==> flow/design.v <==
module DFF(D,clk,reset,Q);
	input D;  
	input clk;  
	input reset;  
	output reg Q;  
	always @(posedge clk or posedge reset) 
	begin
 		if(reset==1'b1)
  		Q <= 1'b0; 
 		else 
  		Q <= D; 
	end 
endmodule 
module partial_products (
	input [31:0]a,
	input [31:0]b,
	output reg [31:0][63:0]p_prods
);
	integer i;
	always @(a or b)
	begin
		for(i=0; i<32; i=i+1)begin
			if(b[i] == 1)begin
				p_prods[i] = a << i;
			end
			else
				p_prods[i] = 64'h00000000;
		end
	end
endmodule
module FA (
	input [63:0] x,
	input [63:0] y,
	input [63:0] z,
	output [63:0] u,
	output [63:0] v);
assign u = x^y^z;
assign v[0] = 0;
assign v[63:1] = (x&y) | (y&z) | (z&x);
endmodule
module rdcla (sum, cout, a, b, cin,clk);
	input [31:0] a, b;
	input cin,clk;
	output reg [31:0] sum;
	output reg cout;
	wire [32:0] carry0, carry1;
	wire [32:0] carry0_1, carry1_1, carry0_2, carry1_2, carry0_4, carry1_4, carry0_8, carry1_8, carry0_16, carry1_16;
	wire [32:0] carry0_1d, carry1_1d, carry0_2d, carry1_2d, carry0_4d, carry1_4d, carry0_8d, carry1_8d, carry0_16d, carry1_16d;
	wire [32:0] carry_final;
	wire [31:0] p0, p1, p2, p3, p4, p5, p6;
	assign carry0[0] = 1'b0;
	assign carry1[0] = 1'b1;
	assign p0 = a^b;
	DFF DFFP1 [31:0] (p0,clk,1'b0,p1);
	DFF DFFP2 [31:0] (p1,clk,1'b0,p2);
	DFF DFFP3 [31:0] (p2,clk,1'b0,p3);
	DFF DFFP4 [31:0] (p3,clk,1'b0,p4);
	DFF DFFP5 [31:0] (p4,clk,1'b0,p5);
	DFF DFFP6 [31:0] (p5,clk,1'b0,p6);
	assign carry_final = carry0_16 | (carry1_16 & {33{cin}});
	always @(*)
	begin
		sum = p6^carry_final[31:0];
		cout = carry_final[32];	
	end
	kpg_init init [32:1] (carry1[32:1], carry0[32:1], a[31:0], b[31:0], clk);
	assign carry1_1d[0] = carry1[0];
	assign carry0_1d[0] = carry0[0];
	assign carry1_2d[1:0] = carry1_1[1:0];
	assign carry0_2d[1:0] = carry0_1[1:0];
	assign carry1_4d[3:0] = carry1_2[3:0];
	assign carry0_4d[3:0] = carry0_2[3:0];
	assign carry1_8d[7:0] = carry1_4[7:0];
	assign carry0_8d[7:0] = carry0_4[7:0];
	assign carry1_16d[15:0] = carry1_8[15:0];
	assign carry0_16d[15:0] = carry0_8[15:0];
	kpg itr_1 [32:1] (carry1[32:1], carry0[32:1], carry1[31:0], carry0[31:0], carry1_1d[32:1], carry0_1d[32:1]);
	DFF DFF1 [32:0] (carry1_1d[32:0],clk,1'b0,carry1_1[32:0]);
	DFF DFF2 [32:0] (carry0_1d[32:0],clk,1'b0,carry0_1[32:0]);
	kpg itr_2 [32:2] (carry1_1[32:2], carry0_1[32:2], carry1_1[30:0], carry0_1[30:0], carry1_2d[32:2], carry0_2d[32:2]);
	DFF DFF3 [32:0] (carry1_2d[32:0],clk,1'b0,carry1_2[32:0]);
	DFF DFF4 [32:0] (carry0_2d[32:0],clk,1'b0,carry0_2[32:0]);
	kpg itr_4 [32:4] (carry1_2[32:4], carry0_2[32:4], carry1_2[28:0], carry0_2[28:0], carry1_4d[32:4], carry0_4d[32:4]);
	DFF DFF5 [32:0] (carry1_4d[32:0],clk,1'b0,carry1_4[32:0]);
	DFF DFF6 [32:0] (carry0_4d[32:0],clk,1'b0,carry0_4[32:0]);
	kpg itr_8 [32:8] (carry1_4[32:8], carry0_4[32:8], carry1_4[24:0], carry0_4[24:0], carry1_8d[32:8], carry0_8d[32:8]);
	DFF DFF7 [32:0] (carry1_8d[32:0],clk,1'b0,carry1_8[32:0]);
	DFF DFF8 [32:0] (carry0_8d[32:0],clk,1'b0,carry0_8[32:0]);
	kpg itr_16 [32:16] (carry1_8[32:16], carry0_8[32:16], carry1_8[16:0], carry0_8[16:0], carry1_16d[32:16], carry0_16d[32:16]);
	DFF DFF9 [32:0] (carry1_16d[32:0],clk,1'b0,carry1_16[32:0]);
	DFF DFF10 [32:0] (carry0_16d[32:0],clk,1'b0,carry0_16[32:0]);
endmodule
module kpg_init (
	output reg out1, out0,
	input a, b,clk
);
	always @(posedge clk)
	case ({a, b})
		2'b00: begin
			out0 <= 1'b0; out1 <= 1'b0;
		end
		2'b11: begin
			out0 <= 1'b1; out1 <= 1'b1;
		end
		default: begin 
			out0 <= 1'b0; out1 <= 1'b1;
		end
	endcase
endmodule
module kpg (
	input cur_bit_1, cur_bit_0, prev_bit_1, prev_bit_0,
	output reg out_bit_1, out_bit_0
);
	always @(*)
	begin
		if({cur_bit_1, cur_bit_0} == 2'b00)
			{out_bit_1, out_bit_0} = 2'b00;
		else if({cur_bit_1, cur_bit_0} == 2'b11)
			{out_bit_1, out_bit_0} = 2'b11;
		else
			{out_bit_1, out_bit_0} = {prev_bit_1, prev_bit_0};
	end
endmodule
module wallace (
	input [31:0] a,
	input [31:0] b,
	input clk,
	output [63:0] out
);
	wire [31:0][63:0]p_prods;
	integer i;
	partial_products pp (a, b, p_prods);
	wire [63:0] u_l11, v_l11, u_l12, v_l12, u_l13, v_l13, u_l14, v_l14, u_l15, v_l15, u_l16, v_l16, u_l17, v_l17, u_l18, v_l18, u_l19, v_l19, u_l110, v_l110;
	wire [63:0] u_l11d, v_l11d, u_l12d, v_l12d, u_l13d, v_l13d, u_l14d, v_l14d, u_l15d, v_l15d, u_l16d, v_l16d, u_l17d, v_l17d, u_l18d, v_l18d, u_l19d, v_l19d, u_l110d, v_l110d;
	FA l11 (p_prods[0][63:0], p_prods[1][63:0], p_prods[2][63:0], u_l11d[63:0], v_l11d[63:0]);
	FA l12 (p_prods[3][63:0], p_prods[4][63:0], p_prods[5][63:0], u_l12d[63:0], v_l12d[63:0]);
	FA l13 (p_prods[6][63:0], p_prods[7][63:0], p_prods[8][63:0], u_l13d[63:0], v_l13d[63:0]);
	FA l14 (p_prods[9][63:0], p_prods[10][63:0], p_prods[11][63:0], u_l14d[63:0], v_l14d[63:0]);
	FA l15 (p_prods[12][63:0], p_prods[13][63:0], p_prods[14][63:0], u_l15d[63:0], v_l15d[63:0]);
	FA l16 (p_prods[15][63:0], p_prods[16][63:0], p_prods[17][63:0], u_l16d[63:0], v_l16d[63:0]);
	FA l17 (p_prods[18][63:0], p_prods[19][63:0], p_prods[20][63:0], u_l17d[63:0], v_l17d[63:0]);
	FA l18 (p_prods[21][63:0], p_prods[22][63:0], p_prods[23][63:0], u_l18d[63:0], v_l18d[63:0]);
	FA l19 (p_prods[24][63:0], p_prods[25][63:0], p_prods[26][63:0], u_l19d[63:0], v_l19d[63:0]);
	FA l110 (p_prods[27][63:0], p_prods[28][63:0], p_prods[29][63:0], u_l110d[63:0], v_l110d[63:0]);
	DFF DFF_ul11 [63:0] (u_l11d[63:0],clk,1'b0,u_l11[63:0]);
	DFF DFF_ul12 [63:0] (u_l12d[63:0],clk,1'b0,u_l12[63:0]);
	DFF DFF_ul13 [63:0] (u_l13d[63:0],clk,1'b0,u_l13[63:0]);
	DFF DFF_ul14 [63:0] (u_l14d[63:0],clk,1'b0,u_l14[63:0]);
	DFF DFF_ul15 [63:0] (u_l15d[63:0],clk,1'b0,u_l15[63:0]);
	DFF DFF_ul16 [63:0] (u_l16d[63:0],clk,1'b0,u_l16[63:0]);
	DFF DFF_ul17 [63:0] (u_l17d[63:0],clk,1'b0,u_l17[63:0]);
	DFF DFF_ul18 [63:0] (u_l18d[63:0],clk,1'b0,u_l18[63:0]);
	DFF DFF_ul19 [63:0] (u_l19d[63:0],clk,1'b0,u_l19[63:0]);
	DFF DFF_ul110 [63:0] (u_l110d[63:0],clk,1'b0,u_l110[63:0]);
	DFF DFF_vl11 [63:0] (v_l11d[63:0],clk,1'b0,v_l11[63:0]);
	DFF DFF_vl12 [63:0] (v_l12d[63:0],clk,1'b0,v_l12[63:0]);
	DFF DFF_vl13 [63:0] (v_l13d[63:0],clk,1'b0,v_l13[63:0]);
	DFF DFF_vl14 [63:0] (v_l14d[63:0],clk,1'b0,v_l14[63:0]);
	DFF DFF_vl15 [63:0] (v_l15d[63:0],clk,1'b0,v_l15[63:0]);
	DFF DFF_vl16 [63:0] (v_l16d[63:0],clk,1'b0,v_l16[63:0]);
	DFF DFF_vl17 [63:0] (v_l17d[63:0],clk,1'b0,v_l17[63:0]);
	DFF DFF_vl18 [63:0] (v_l18d[63:0],clk,1'b0,v_l18[63:0]);
	DFF DFF_vl19 [63:0] (v_l19d[63:0],clk,1'b0,v_l19[63:0]);
	DFF DFF_vl110 [63:0] (v_l110d[63:0],clk,1'b0,v_l110[63:0]);
	wire [63:0] u_l21, v_l21, u_l22, v_l22, u_l23, v_l23, u_l24, v_l24, u_l25, v_l25, u_l26, v_l26, u_l27, v_l27;
	wire [63:0] u_l21d, v_l21d, u_l22d, v_l22d, u_l23d, v_l23d, u_l24d, v_l24d, u_l25d, v_l25d, u_l26d, v_l26d, u_l27d, v_l27d;
	FA l21 (u_l11[63:0], v_l11[63:0], u_l12[63:0], u_l21d[63:0], v_l21d[63:0]);
	FA l22 (v_l12[63:0], u_l13[63:0], v_l13[63:0], u_l22d[63:0], v_l22d[63:0]);
	FA l23 (u_l14[63:0], v_l14[63:0], u_l15[63:0], u_l23d[63:0], v_l23d[63:0]);
	FA l24 (v_l15[63:0], u_l16[63:0], v_l16[63:0], u_l24d[63:0], v_l24d[63:0]);
	FA l25 (u_l17[63:0], v_l17[63:0], u_l18[63:0], u_l25d[63:0], v_l25d[63:0]);
	FA l26 (v_l18[63:0], u_l19[63:0], v_l19[63:0], u_l26d[63:0], v_l26d[63:0]);
	wire [63:0] p30_1, p31_1, p31_2;
	DFF DFF_p30_1 [63:0] (p_prods[30][63:0],clk,1'b0,p30_1[63:0]);
	DFF DFF_p31_1 [63:0] (p_prods[31][63:0],clk,1'b0,p31_1[63:0]);
	DFF DFF_p31_2 [63:0] (p31_1[63:0],clk,1'b0,p31_2[63:0]);
	FA l27 (u_l110[63:0], v_l110[63:0], p30_1[63:0], u_l27d[63:0], v_l27d[63:0]);
	DFF DFF_ul21 [63:0] (u_l21d[63:0],clk,1'b0,u_l21[63:0]);
	DFF DFF_ul22 [63:0] (u_l22d[63:0],clk,1'b0,u_l22[63:0]);
	DFF DFF_ul23 [63:0] (u_l23d[63:0],clk,1'b0,u_l23[63:0]);
	DFF DFF_ul24 [63:0] (u_l24d[63:0],clk,1'b0,u_l24[63:0]);
	DFF DFF_ul25 [63:0] (u_l25d[63:0],clk,1'b0,u_l25[63:0]);
	DFF DFF_ul26 [63:0] (u_l26d[63:0],clk,1'b0,u_l26[63:0]);
	DFF DFF_ul27 [63:0] (u_l27d[63:0],clk,1'b0,u_l27[63:0]);
	DFF DFF_vl21 [63:0] (v_l21d[63:0],clk,1'b0,v_l21[63:0]);
	DFF DFF_vl22 [63:0] (v_l22d[63:0],clk,1'b0,v_l22[63:0]);
	DFF DFF_vl23 [63:0] (v_l23d[63:0],clk,1'b0,v_l23[63:0]);
	DFF DFF_vl24 [63:0] (v_l24d[63:0],clk,1'b0,v_l24[63:0]);
	DFF DFF_vl25 [63:0] (v_l25d[63:0],clk,1'b0,v_l25[63:0]);
	DFF DFF_vl26 [63:0] (v_l26d[63:0],clk,1'b0,v_l26[63:0]);
	DFF DFF_vl27 [63:0] (v_l27d[63:0],clk,1'b0,v_l27[63:0]);
	wire [63:0] u_l31, v_l31, u_l32, v_l32, u_l33, v_l33, u_l34, v_l34, u_l35, v_l35;
	wire [63:0] u_l31d, v_l31d, u_l32d, v_l32d, u_l33d, v_l33d, u_l34d, v_l34d, u_l35d, v_l35d;
	FA l31 (u_l21[63:0], v_l21[63:0], u_l22[63:0], u_l31d[63:0], v_l31d[63:0]);
	FA l32 (v_l22[63:0], u_l23[63:0], v_l23[63:0], u_l32d[63:0], v_l32d[63:0]);
	FA l33 (u_l24[63:0], v_l24[63:0], u_l25[63:0], u_l33d[63:0], v_l33d[63:0]);
	FA l34 (v_l25[63:0], u_l26[63:0], v_l26[63:0], u_l34d[63:0], v_l34d[63:0]);
	FA l35 (u_l27[63:0], v_l27[63:0], p31_2[63:0], u_l35d[63:0], v_l35d[63:0]);
	DFF DFF_ul31 [63:0] (u_l31d[63:0],clk,1'b0,u_l31[63:0]);
	DFF DFF_ul32 [63:0] (u_l32d[63:0],clk,1'b0,u_l32[63:0]);
	DFF DFF_ul33 [63:0] (u_l33d[63:0],clk,1'b0,u_l33[63:0]);
	DFF DFF_ul34 [63:0] (u_l34d[63:0],clk,1'b0,u_l34[63:0]);
	DFF DFF_ul35 [63:0] (u_l35d[63:0],clk,1'b0,u_l35[63:0]);
	DFF DFF_vl31 [63:0] (v_l31d[63:0],clk,1'b0,v_l31[63:0]);
	DFF DFF_vl32 [63:0] (v_l32d[63:0],clk,1'b0,v_l32[63:0]);
	DFF DFF_vl33 [63:0] (v_l33d[63:0],clk,1'b0,v_l33[63:0]);
	DFF DFF_vl34 [63:0] (v_l34d[63:0],clk,1'b0,v_l34[63:0]);
	DFF DFF_vl35 [63:0] (v_l35d[63:0],clk,1'b0,v_l35[63:0]);
	wire [63:0] u_l41, v_l41, u_l42, v_l42, u_l43, v_l43;
	wire [63:0] u_l41d, v_l41d, u_l42d, v_l42d, u_l43d, v_l43d;
	FA l41 (u_l31[63:0], v_l31[63:0], u_l32[63:0], u_l41d[63:0], v_l41d[63:0]);
	FA l42 (v_l32[63:0], u_l33[63:0], v_l33[63:0], u_l42d[63:0], v_l42d[63:0]);
	FA l43 (u_l34[63:0], v_l34[63:0], u_l35[63:0], u_l43d[63:0], v_l43d[63:0]);
	DFF DFF_ul41 [63:0] (u_l41d[63:0],clk,1'b0,u_l41[63:0]);
	DFF DFF_ul42 [63:0] (u_l42d[63:0],clk,1'b0,u_l42[63:0]);
	DFF DFF_ul43 [63:0] (u_l43d[63:0],clk,1'b0,u_l43[63:0]);
	DFF DFF_vl41 [63:0] (v_l41d[63:0],clk,1'b0,v_l41[63:0]);
	DFF DFF_vl42 [63:0] (v_l42d[63:0],clk,1'b0,v_l42[63:0]);
	DFF DFF_vl43 [63:0] (v_l43d[63:0],clk,1'b0,v_l43[63:0]);
	wire [63:0] u_l51, v_l51, u_l52, v_l52;
	wire [63:0] u_l51d, v_l51d, u_l52d, v_l52d;
	FA l51 (u_l41[63:0], v_l41[63:0], u_l42[63:0], u_l51d[63:0], v_l51d[63:0]);
	FA l52 (v_l42[63:0], u_l43[63:0], v_l43[63:0], u_l52d[63:0], v_l52d[63:0]);
	DFF DFF_ul51 [63:0] (u_l51d[63:0],clk,1'b0,u_l51[63:0]);
	DFF DFF_ul52 [63:0] (u_l52d[63:0],clk,1'b0,u_l52[63:0]);
	DFF DFF_vl51 [63:0] (v_l51d[63:0],clk,1'b0,v_l51[63:0]);
	DFF DFF_vl52 [63:0] (v_l52d[63:0],clk,1'b0,v_l52[63:0]);
	wire [63:0] u_l61, v_l61;
	wire [63:0] u_l61d, v_l61d;
	FA l61 (u_l51[63:0], v_l51[63:0], u_l52[63:0], u_l61d[63:0], v_l61d[63:0]);
	DFF DFF_ul61 [63:0] (u_l61d[63:0],clk,1'b0,u_l61[63:0]);
	DFF DFF_vl61 [63:0] (v_l61d[63:0],clk,1'b0,v_l61[63:0]);
	wire [63:0] u_l71, v_l71;
	wire [63:0] u_l71d, v_l71d;
	wire [63:0] v_l52_6;
	DFF DFF_vl52_6 [63:0] (v_l52[63:0],clk,1'b0,v_l52_6[63:0]);
	FA l71 (u_l61[63:0], v_l61[63:0], v_l52_6[63:0], u_l71d[63:0], v_l71d[63:0]);
	DFF DFF_ul71 [63:0] (u_l71d[63:0],clk,1'b0,u_l71[63:0]);
	DFF DFF_vl71 [63:0] (v_l71d[63:0],clk,1'b0,v_l71[63:0]);
	wire [63:0] u_l81, v_l81;
	wire [63:0] u_l81d, v_l81d;
	wire [63:0] v_l35_4, v_l35_5, v_l35_6, v_l35_7;
	DFF DFF_vl35_4 [63:0] (v_l35[63:0],clk,1'b0,v_l35_4[63:0]);
	DFF DFF_vl35_5 [63:0] (v_l35_4[63:0],clk,1'b0,v_l35_5[63:0]);
	DFF DFF_vl35_6 [63:0] (v_l35_5[63:0],clk,1'b0,v_l35_6[63:0]);
	DFF DFF_vl35_7 [63:0] (v_l35_6[63:0],clk,1'b0,v_l35_7[63:0]);
	FA l81 (u_l71[63:0], v_l71[63:0], v_l35_7[63:0], u_l81d[63:0], v_l81d[63:0]);
	DFF DFF_ul81 [63:0] (u_l81d[63:0],clk,1'b0,u_l81[63:0]);
	DFF DFF_vl81 [63:0] (v_l81d[63:0],clk,1'b0,v_l81[63:0]);
	wire c,cd;
	rdcla l91 (out[31:0], cd, u_l81[31:0], v_l81[31:0], 1'b0, clk);
	rdcla l92 (out[63:32], , u_l81[63:32], v_l81[63:32], cd, clk);
endmodule
module adder_8bit (a,b,cin,sum);
	input [7:0] a,b;
	input cin;
	output [7:0] sum;
	wire [7:0] partial_sum;
	wire [8:0] carry, p, carry_1, p_1, carry_2, p_2, carry_4, p_4;
	assign carry[0] = cin;
	assign p[0] = 0;
	kpg_initial initializing_kpg [8:1] (a[7:0], b[7:0], p[8:1], carry[8:1]);
	assign p_1[0] = cin;
	assign carry_1[0] = cin;
	assign p_2[1:0] = p_1[1:0];
	assign carry_2[1:0] = carry_1[1:0];
	assign p_4[3:0] = p_2[3:0];
	assign carry_4[3:0] = carry_2[3:0];
	kpg_ iteration_1 [8:1] (p[8:1], carry[8:1], p[7:0], carry[7:0], p_1[8:1], carry_1[8:1]);
	kpg_ iteration_2 [8:2] (p_1[8:2], carry_1[8:2], p_1[6:0], carry_1[6:0], p_2[8:2], carry_2[8:2]);
	kpg_ iteration_4 [8:4] (p_2[8:4], carry_2[8:4], p_2[4:0], carry_2[4:0], p_4[8:4], carry_4[8:4]);
	assign partial_sum = a^b;
	assign sum[7:0] = partial_sum[7:0]^carry_4[7:0];
endmodule
module kpg_initial (
	input a, b,
	output reg p, carry
);
	always @*
	case ({a, b})
		2'b00: begin
			p = 1'b0; carry = 1'b0;
		end
		2'b11: begin
			p = 1'b0; carry = 1'b1;
		end
		default: begin 
			p = 1'b1; carry = 1'b0;
		end
	endcase
endmodule
module kpg_ (
	input current_p, current_carry, from_p, from_carry,
	output reg final_p, final_carry
);
	always @(*)
	begin
		if({current_p, current_carry} == 2'b00)
			{final_p, final_carry} = 2'b00;
		else if({current_p, current_carry} == 2'b01)
			{final_p, final_carry} = 2'b01;
		else
			{final_p, final_carry} = {from_p, from_carry};
	end
endmodule
module fp_multiplier(input [31:0] a,input [31:0] b,output [31:0]out,input clk,
	input rst,input in_valid,output out_valid);
	wire S3,overflow;
	wire [47:0] productd,wallace_out,product;
	wire [7:0] exponent1,exponent2;
	wire [15:0] trim;
	wire [22:0] prod;
	wire [31:0] out1,out2,out3,out1d,out2d,out3d,outd;
	wire [31:0] a15,b15,a16,b16,a17,b17,a18,b18;
	sideband side(clk,a,b,a15,b15,a16,b16,a17,b17,a18,b18);
	reg [18:0] valid;
	always @(posedge clk)
	begin
		if(rst)
			valid <= 19'b0;
		else
			valid <= {valid[17:0],in_valid};
	end
	assign out_valid = valid[18];
	xor (S3,a15[31],b15[31]);
	wallace w1({8'b0,1'b1,a[22:0]},{8'b0,1'b1,b[22:0]},clk,{trim,productd});
	DFF DFF1[47:0] (productd[47:0],clk,1'b0,product[47:0]);
	assign overflow=product[47];
	assign wallace_out=product;
	adder_8bit adder1(a15[30:23],b15[30:23],overflow,exponent1);
	adder_8bit subtract_127(exponent1,8'b10000000,1'b1,exponent2);
	shifter_1bit shift [22:0] (prod[22:0],overflow, wallace_out[45:23], wallace_out[46:24]);
	assign out1d={S3,exponent2,prod};
	DFF DFF3 [31:0] (out1d,clk,1'b0,out1);
	check_zero check1(out2d,a16,b16,out1);  
	DFF DFF4 [31:0] (out2d,clk,1'b0,out2);
	check_inf check2(out3d,a17,b17,out2);  
	DFF DFF5 [31:0] (out3d,clk,1'b0,out3);
	check_nan check3(outd,a18,b18,out3);  
	DFF DFF6 [31:0] (outd,clk,1'b0,out);
endmodule
module sideband(input clk,input [31:0] a,input [31:0] b,
	output [31:0] a15,output [31:0] b15,output [31:0] a16,output [31:0] b16,
	output [31:0] a17,output [31:0] b17,output [31:0] a18,output [31:0] b18);
	reg [9*18-1:0] da, db;
	always @(posedge clk)
	begin
		da <= {da[9*17-1:0],a[31:23]};
		db <= {db[9*17-1:0],b[31:23]};
	end
	assign a15 = {da[9*15-1 -: 9],23'b0};
	assign b15 = {db[9*15-1 -: 9],23'b0};
	assign a16 = {da[9*16-1 -: 9],23'b0};
	assign b16 = {db[9*16-1 -: 9],23'b0};
	assign a17 = {da[9*17-1 -: 9],23'b0};
	assign b17 = {db[9*17-1 -: 9],23'b0};
	assign a18 = {da[9*18-1 -: 9],23'b0};
	assign b18 = {db[9*18-1 -: 9],23'b0};
endmodule
module shifter_1bit(output prod,input overflow,input out1,input out2);
	assign prod = (!overflow & out1) | (overflow & out2);
endmodule
module check_zero(output [31:0] out,input [31:0] a,	input [31:0] b,	input [31:0] prod);
	wire is_zero = ((|a[30:23]) & (|b[30:23]));		 
	assign out = (prod & {32{is_zero}}) | (32'b0_00000000_00000000000000000000000 & {32{!is_zero}});
endmodule
module check_inf(output [31:0] out,input [31:0] a,	input [31:0] b,input [31:0] prod);
	wire is_inf = ((&a[30:23]) | (&b[30:23]));		 
	assign out = (prod & {32{!is_inf}}) | ({a[31] ^ b[31], 31'b11111111_00000000000000000000000} & {32{is_inf}});
endmodule
module check_nan(output [31:0] out,input [31:0] a,	input [31:0] b,	input [31:0] prod);
	wire is_nan = ((&a[30:23]) & !(|b[30:23])) || (!(|a[30:23]) & (&b[30:23]));		 
	assign out = (prod & {32{!is_nan}}) | ({32'b0_11111111_11111111111111111111111} & {32{is_nan}});
endmodule
### Tool chain data of fp_multiplier

The steps from the RTL of fp_multiplier to its reports follow in flow order.
Line numbers count from 1 in the design file above.
Operators carry their Yosys type and port widths (W data, S select, Z words).
Cell names lack the library's common part.
The mark -- stands for no value.

| design | value |
|---|---|
| top | fp_multiplier |
| clock port | clk |
| library | sky130hd |
| corner | tt_025C_1v80 |

### Word level

Source: Yosys, flattened and elaborated, memories not mapped. Widths are those after wreduce. Registers that Yosys merges into a memory's read port (data or address) are not register bits. Print and check cells do not count. Equal cells are merged and count once.

| storage and ports | value |
|---|---|
| cells after elaboration | 5438 |
| bits in registers | 4594 |

| operators by class | value |
|---|---|
| reduce/logical cells | 299 |
| bitwise gates (word level) | 251 |
| muxes and demuxes | 380 |
| equality and inequality tests | 252 |

Operator list:

| kind | count |
|---|---|
| $and A63 B63 Y63 | 45 |
| $or A63 B63 Y63 | 44 |
| $xor A64 B64 Y64 | 38 |
| $logic_not A2 Y1 | 278 |
| $eq A2 B2 Y1 const B | 235 |
| $mux W2 | 169 |
| $mux W1 | 188 |
| $and A32 B32 Y32 | 4 |
| $xor A32 B32 Y32 | 3 |
| $xor A64 B25 Y64 | 1 |
| $xor A64 B47 Y64 | 1 |
| $and A1 B1 Y1 | 49 |
| $and A46 B47 Y47 | 1 |
| $and A47 B45 Y47 | 1 |
| $and A45 B46 Y46 | 1 |
| $xor A45 B46 Y46 | 1 |
| $mux W46 | 1 |
| $mux W45 | 1 |
| $and A43 B44 Y44 | 1 |
| $and A44 B42 Y44 | 1 |
| $mux W44 | 1 |
| $and A42 B43 Y43 | 1 |
| $xor A42 B43 Y43 | 1 |
| $mux W43 | 1 |
| $mux W42 | 1 |
| $and A40 B41 Y41 | 1 |
| $and A41 B39 Y41 | 1 |
| $mux W41 | 1 |

Not listed: further kinds 53, cells in them 111.

### Depth

Longest topological path by Yosys (ltp), each cell counted once; first at word level (registers and memories cut), then after technology mapping (sequential cells cut; the memories' decode and read muxes count).

| depth | value |
|---|---|
| depth after elaboration | 22 |
| ABC_AREA | 0 |
| gate-level depth with buffers | 10 |
| depth with buffers taken out | 9 |

### After synthesis

The flow's flattened synthesis, as Yosys stat reports it; memories are mapped. The netlist is that of the ABC_AREA named above (0 if unset); the other value can give another one.
The area totals of this step are shown rounded.

Cells by type:

| type | count | total area (µm²) |
|---|---|---|
| dfxtp_1 | 2560 | 5.12E+04 |
| fa_1 | 488 | 9769.37 |
| and2_1 | 626 | 3.92E+03 |
| ha_1 | 249 | 3.12E+03 |
| maj3_1 | 248 | 2.48E+03 |
| clkbuf_1 | 104 | 390.374 |
| inv_1 | 91 | 341.578 |
| mux2_2 | 26 | 292.781 |
| buf_4 | 32 | 240.23 |
| xnor2_1 | 25 | 218.96 |
| nand2b_1 | 32 | 200.192 |
| xor2_1 | 19 | 166.41 |
| nor2b_1 | 20 | 125.12 |
| or2_2 | 18 | 112.608 |
| a21oi_1 | 19 | 95.091 |
| nor4b_1 | 6 | 52.55 |
| or3_1 | 8 | 50.048 |
| mux2i_1 | 4 | 40.038 |

Not listed: further types 23, cells in them 52.

| mapped netlist | value |
|---|---|
| buffers | 139 |
| area of sequential cells | 51000 µm² |
| cells in the netlist | 4627 |
| mapped flip-flops | 2560 |
| synthesis area | 73000 µm² |

The figures by module come from a second, unflattened synthesis with its own total; it is not the netlist above.

| second synthesis, totals | value |
|---|---|
| cell total of the unflattened synthesis | 17198 |
| area total of the unflattened synthesis | 240000 µm² |

Rows give one instance, submodules left out.

Modules:

| module | area (µm²) | sequential area (µm²) | instances | cells |
|---|---|---|---|---|
| DFF | 29 | 25 | 5549 | 2 |
| FA | 1300 | 0.0 | 30 | 66 |
| (no name shown) | 15000 | 0.0 | 1 | 2241 |
| sideband | 8400 | 6500 | 1 | 581 |
| kpg | 23 | 0.0 | 268 | 2 |
| kpg_init | 54 | 40 | 64 | 4 |
| rdcla | 1000 | 0.0 | 2 | 103 |
| kpg_ | 23 | 0.0 | 34 | 2 |
| check_nan | 560 | 0.0 | 1 | 48 |
| fp_multiplier | 530 | 380 | 1 | 42 |
| check_zero | 430 | 0.0 | 1 | 44 |
| adder_8bit | 190 | 0.0 | 2 | 9 |
| shifter_1bit | 15 | 0.0 | 23 | 1 |
| check_inf | 330 | 0.0 | 1 | 42 |

Further modules, not shown: 2.

### Timing after synthesis

Source: OpenSTA report_checks on the synthesized netlist (no wires, ideal clock, input and output delay 20% of the period each), path of least setup slack; recovery checks are left aside. Register names are those of the netlist, which keeps one name where synthesis merged equal registers.

| path post-synthesis | value |
|---|---|
| path type | register to register |
| start point | register side.da[127] |
| end point | register DFF3[30].Q |
| clock period | 2.5 ns |
| driving pins on the path | 10 |
| delay of the path | 2.347 ns |
| path slack | 0.153 ns |
| path buffers | 0 |
| arrival | 2.227 ns |
| period reached after synthesis | 2.347 ns |

"delay of the path" is the arrival time less input delay plus setup time.
"driving pins on the path" counts driving pins, that of a launching flip-flop among them; a cell with two outputs on the path counts twice.
"period reached after synthesis" = period - worst setup slack (recovery checks aside). The figure is calculated, with input and output delays left at 20% of the set period.

| between the ends, post-synthesis | value |
|---|---|
| cell sequence | dfxtp_1 inv_1 ha_1 nor3b_1 mux2_2 xnor2_1 nand3_1 or3_4 nor3_2 xnor2_1 |

Ends and longest elaborated chain, post-synthesis:

| item | line | RTL |
|---|---|---|
| start, declared | 345 | `reg [9*18-1:0] da, db;` |
| start, assigned | 348 | `da <= {da[9*17-1:0],a[31:23]};` |
| end, assigned | 9 | `Q <= 1'b0;` |
| end, assigned | 11 | `Q <= D;` |
| end, declared | 5 | `output reg Q;` |

Chain of elaborated cells between the ends: none given.

### Path in the finished layout

Path of least setup slack in the final report of stored run 1 (OpenROAD, finished layout, wires in). Where an end is a register, its clock arrival counts in the times.

| path post-layout | value |
|---|---|
| path type | register to register |
| start point | register side.da[127] |
| end point | register DFF3[30].Q |
| driving pins on the path | 10 |
| arrival | 3.13 ns |
| path buffers | 0 |
| clock period | 3.07 ns |
| path slack | 0.65 ns |

| between the ends, post-layout | value |
|---|---|
| cell sequence | dfxtp_4 inv_1 ha_1 mux2i_2 mux2_2 xnor2_4 nand3_1 or3_4 nor3_2 xnor2_1 |

Ends and longest elaborated chain, post-layout:

| item | line | RTL |
|---|---|---|
| start, declared | 345 | `reg [9*18-1:0] da, db;` |
| start, assigned | 348 | `da <= {da[9*17-1:0],a[31:23]};` |
| end, assigned | 9 | `Q <= 1'b0;` |
| end, assigned | 11 | `Q <= D;` |
| end, declared | 5 | `output reg Q;` |

Chain of elaborated cells between the ends: none given.

Wiki page: fp_multiplier / flow data

fp_multiplier through Yosys and OpenROAD on sky130hd: 5 stored runs, unordered, with their settings and measured results. The constraints put input and output delay at 20% of the set period each and load the outputs with 0.01 pF.
By "period achieved" is meant the clock period of the run minus its worst setup slack. This is arithmetic on one report: input and output delays are still those of the set period (20% each).
"allowed time less slack (worst setup path)" means the part of the period allowed to the worst setup path (the constraints hold back 20% at inputs and 20% at outputs) less its slack; where the path has registers, the arrival times of their clocks count too.
Measured values are rounded.

#### Stored run 1

| setting | value |
|---|---|
| ABC_AREA | `0` |
| CAP_MARGIN | `5` |
| CELL_PAD_IN_SITES_DETAIL_PLACEMENT | `0` |
| CELL_PAD_IN_SITES_GLOBAL_PLACEMENT | `3` |
| CORE_ASPECT_RATIO | `1.01` |
| CORE_MARGIN | `2` |
| CORE_UTILIZATION | `32` |
| CTS_CLUSTER_DIAMETER | `313` |
| CTS_CLUSTER_SIZE | `16` |
| GPL_ROUTABILITY_DRIVEN | `1` |
| GPL_TIMING_DRIVEN | `0` |
| MAX_ROUTING_LAYER | `met4` |
| MIN_ROUTING_LAYER | `met1` |
| PLACE_DENSITY_LB_ADDON | `0.18` |
| SETUP_SLACK_MARGIN | `0.47` |
| SLEW_MARGIN | `15` |
| period_ns | `3.07` |

| result | value |
|---|---|
| die size | 230000 µm² |
| worst hold slack after layout | 0.24 ns |
| netlist area reported by Yosys | 73000 µm² |
| allowed time less slack (worst setup path) | 2.42 ns |
| critical path kind | register to register |
| lowest setup slack | 0.65 ns |
| period achieved | 2.421 ns |
| post-route utilization | 36 % |

#### Stored run 2

| setting | value |
|---|---|
| CORE_UTILIZATION | `40` |
| SETUP_SLACK_MARGIN | `0.63` |
| period_ns | `2.44` |
| CAP_MARGIN | `20` |
| CORE_MARGIN | `2` |
| SLEW_MARGIN | `20` |

| result | value |
|---|---|
| die size | 190000 µm² |
| netlist area reported by Yosys | 73000 µm² |
| lowest setup slack | 0.22 ns |
| post-route utilization | 47 % |
| period achieved | 2.216 ns |
| worst hold slack after layout | 0.11 ns |
| allowed time less slack (worst setup path) | 2.22 ns |
| critical path kind | register to register |

#### Stored run 3

| setting | value |
|---|---|
| CORE_UTILIZATION | `40` |
| period_ns | `2.41` |
| CAP_MARGIN | `20` |
| CORE_MARGIN | `2` |
| SLEW_MARGIN | `20` |

| result | value |
|---|---|
| worst hold slack after layout | 0.088 ns |
| die size | 190000 µm² |
| allowed time less slack (worst setup path) | 2.34 ns |
| critical path kind | register to register |
| netlist area reported by Yosys | 73000 µm² |
| post-route utilization | 47 % |
| lowest setup slack | 0.069 ns |
| period achieved | 2.341 ns |

#### Stored run 4

| setting | value |
|---|---|
| ABC_AREA | `0` |
| CAP_MARGIN | `20` |
| CELL_PAD_IN_SITES_DETAIL_PLACEMENT | `0` |
| CELL_PAD_IN_SITES_GLOBAL_PLACEMENT | `3` |
| CORE_ASPECT_RATIO | `1.01` |
| CORE_MARGIN | `2` |
| CORE_UTILIZATION | `69` |
| CTS_CLUSTER_DIAMETER | `313` |
| CTS_CLUSTER_SIZE | `16` |
| GPL_ROUTABILITY_DRIVEN | `0` |
| GPL_TIMING_DRIVEN | `0` |
| HOLD_SLACK_MARGIN | `0.17` |
| MAX_ROUTING_LAYER | `met5` |
| MIN_ROUTING_LAYER | `met1` |
| PLACE_DENSITY_LB_ADDON | `0.25` |
| SETUP_SLACK_MARGIN | `0.47` |
| SLEW_MARGIN | `15` |
| TNS_END_PERCENT | `25` |
| period_ns | `3.07` |

Did not finish, placement stopped with FLW-0024.

#### Stored run 5

| setting | value |
|---|---|
| ABC_AREA | `0` |
| CELL_PAD_IN_SITES_DETAIL_PLACEMENT | `0` |
| CORE_ASPECT_RATIO | `1.14` |
| CORE_UTILIZATION | `70` |
| CTS_CLUSTER_DIAMETER | `199` |
| PLACE_DENSITY_LB_ADDON | `0.21` |
| SETUP_SLACK_MARGIN | `0.75` |
| period_ns | `3.41` |
| CAP_MARGIN | `20` |
| CORE_MARGIN | `2` |
| SLEW_MARGIN | `20` |

| result | value |
|---|---|
| lowest setup slack | 0.82 ns |
| post-route utilization | 80 % |
| worst hold slack after layout | 0.31 ns |
| period achieved | 2.585 ns |
| allowed time less slack (worst setup path) | 2.59 ns |
| critical path kind | register to register |
| die size | 110000 µm² |
| netlist area reported by Yosys | 73000 µm² |
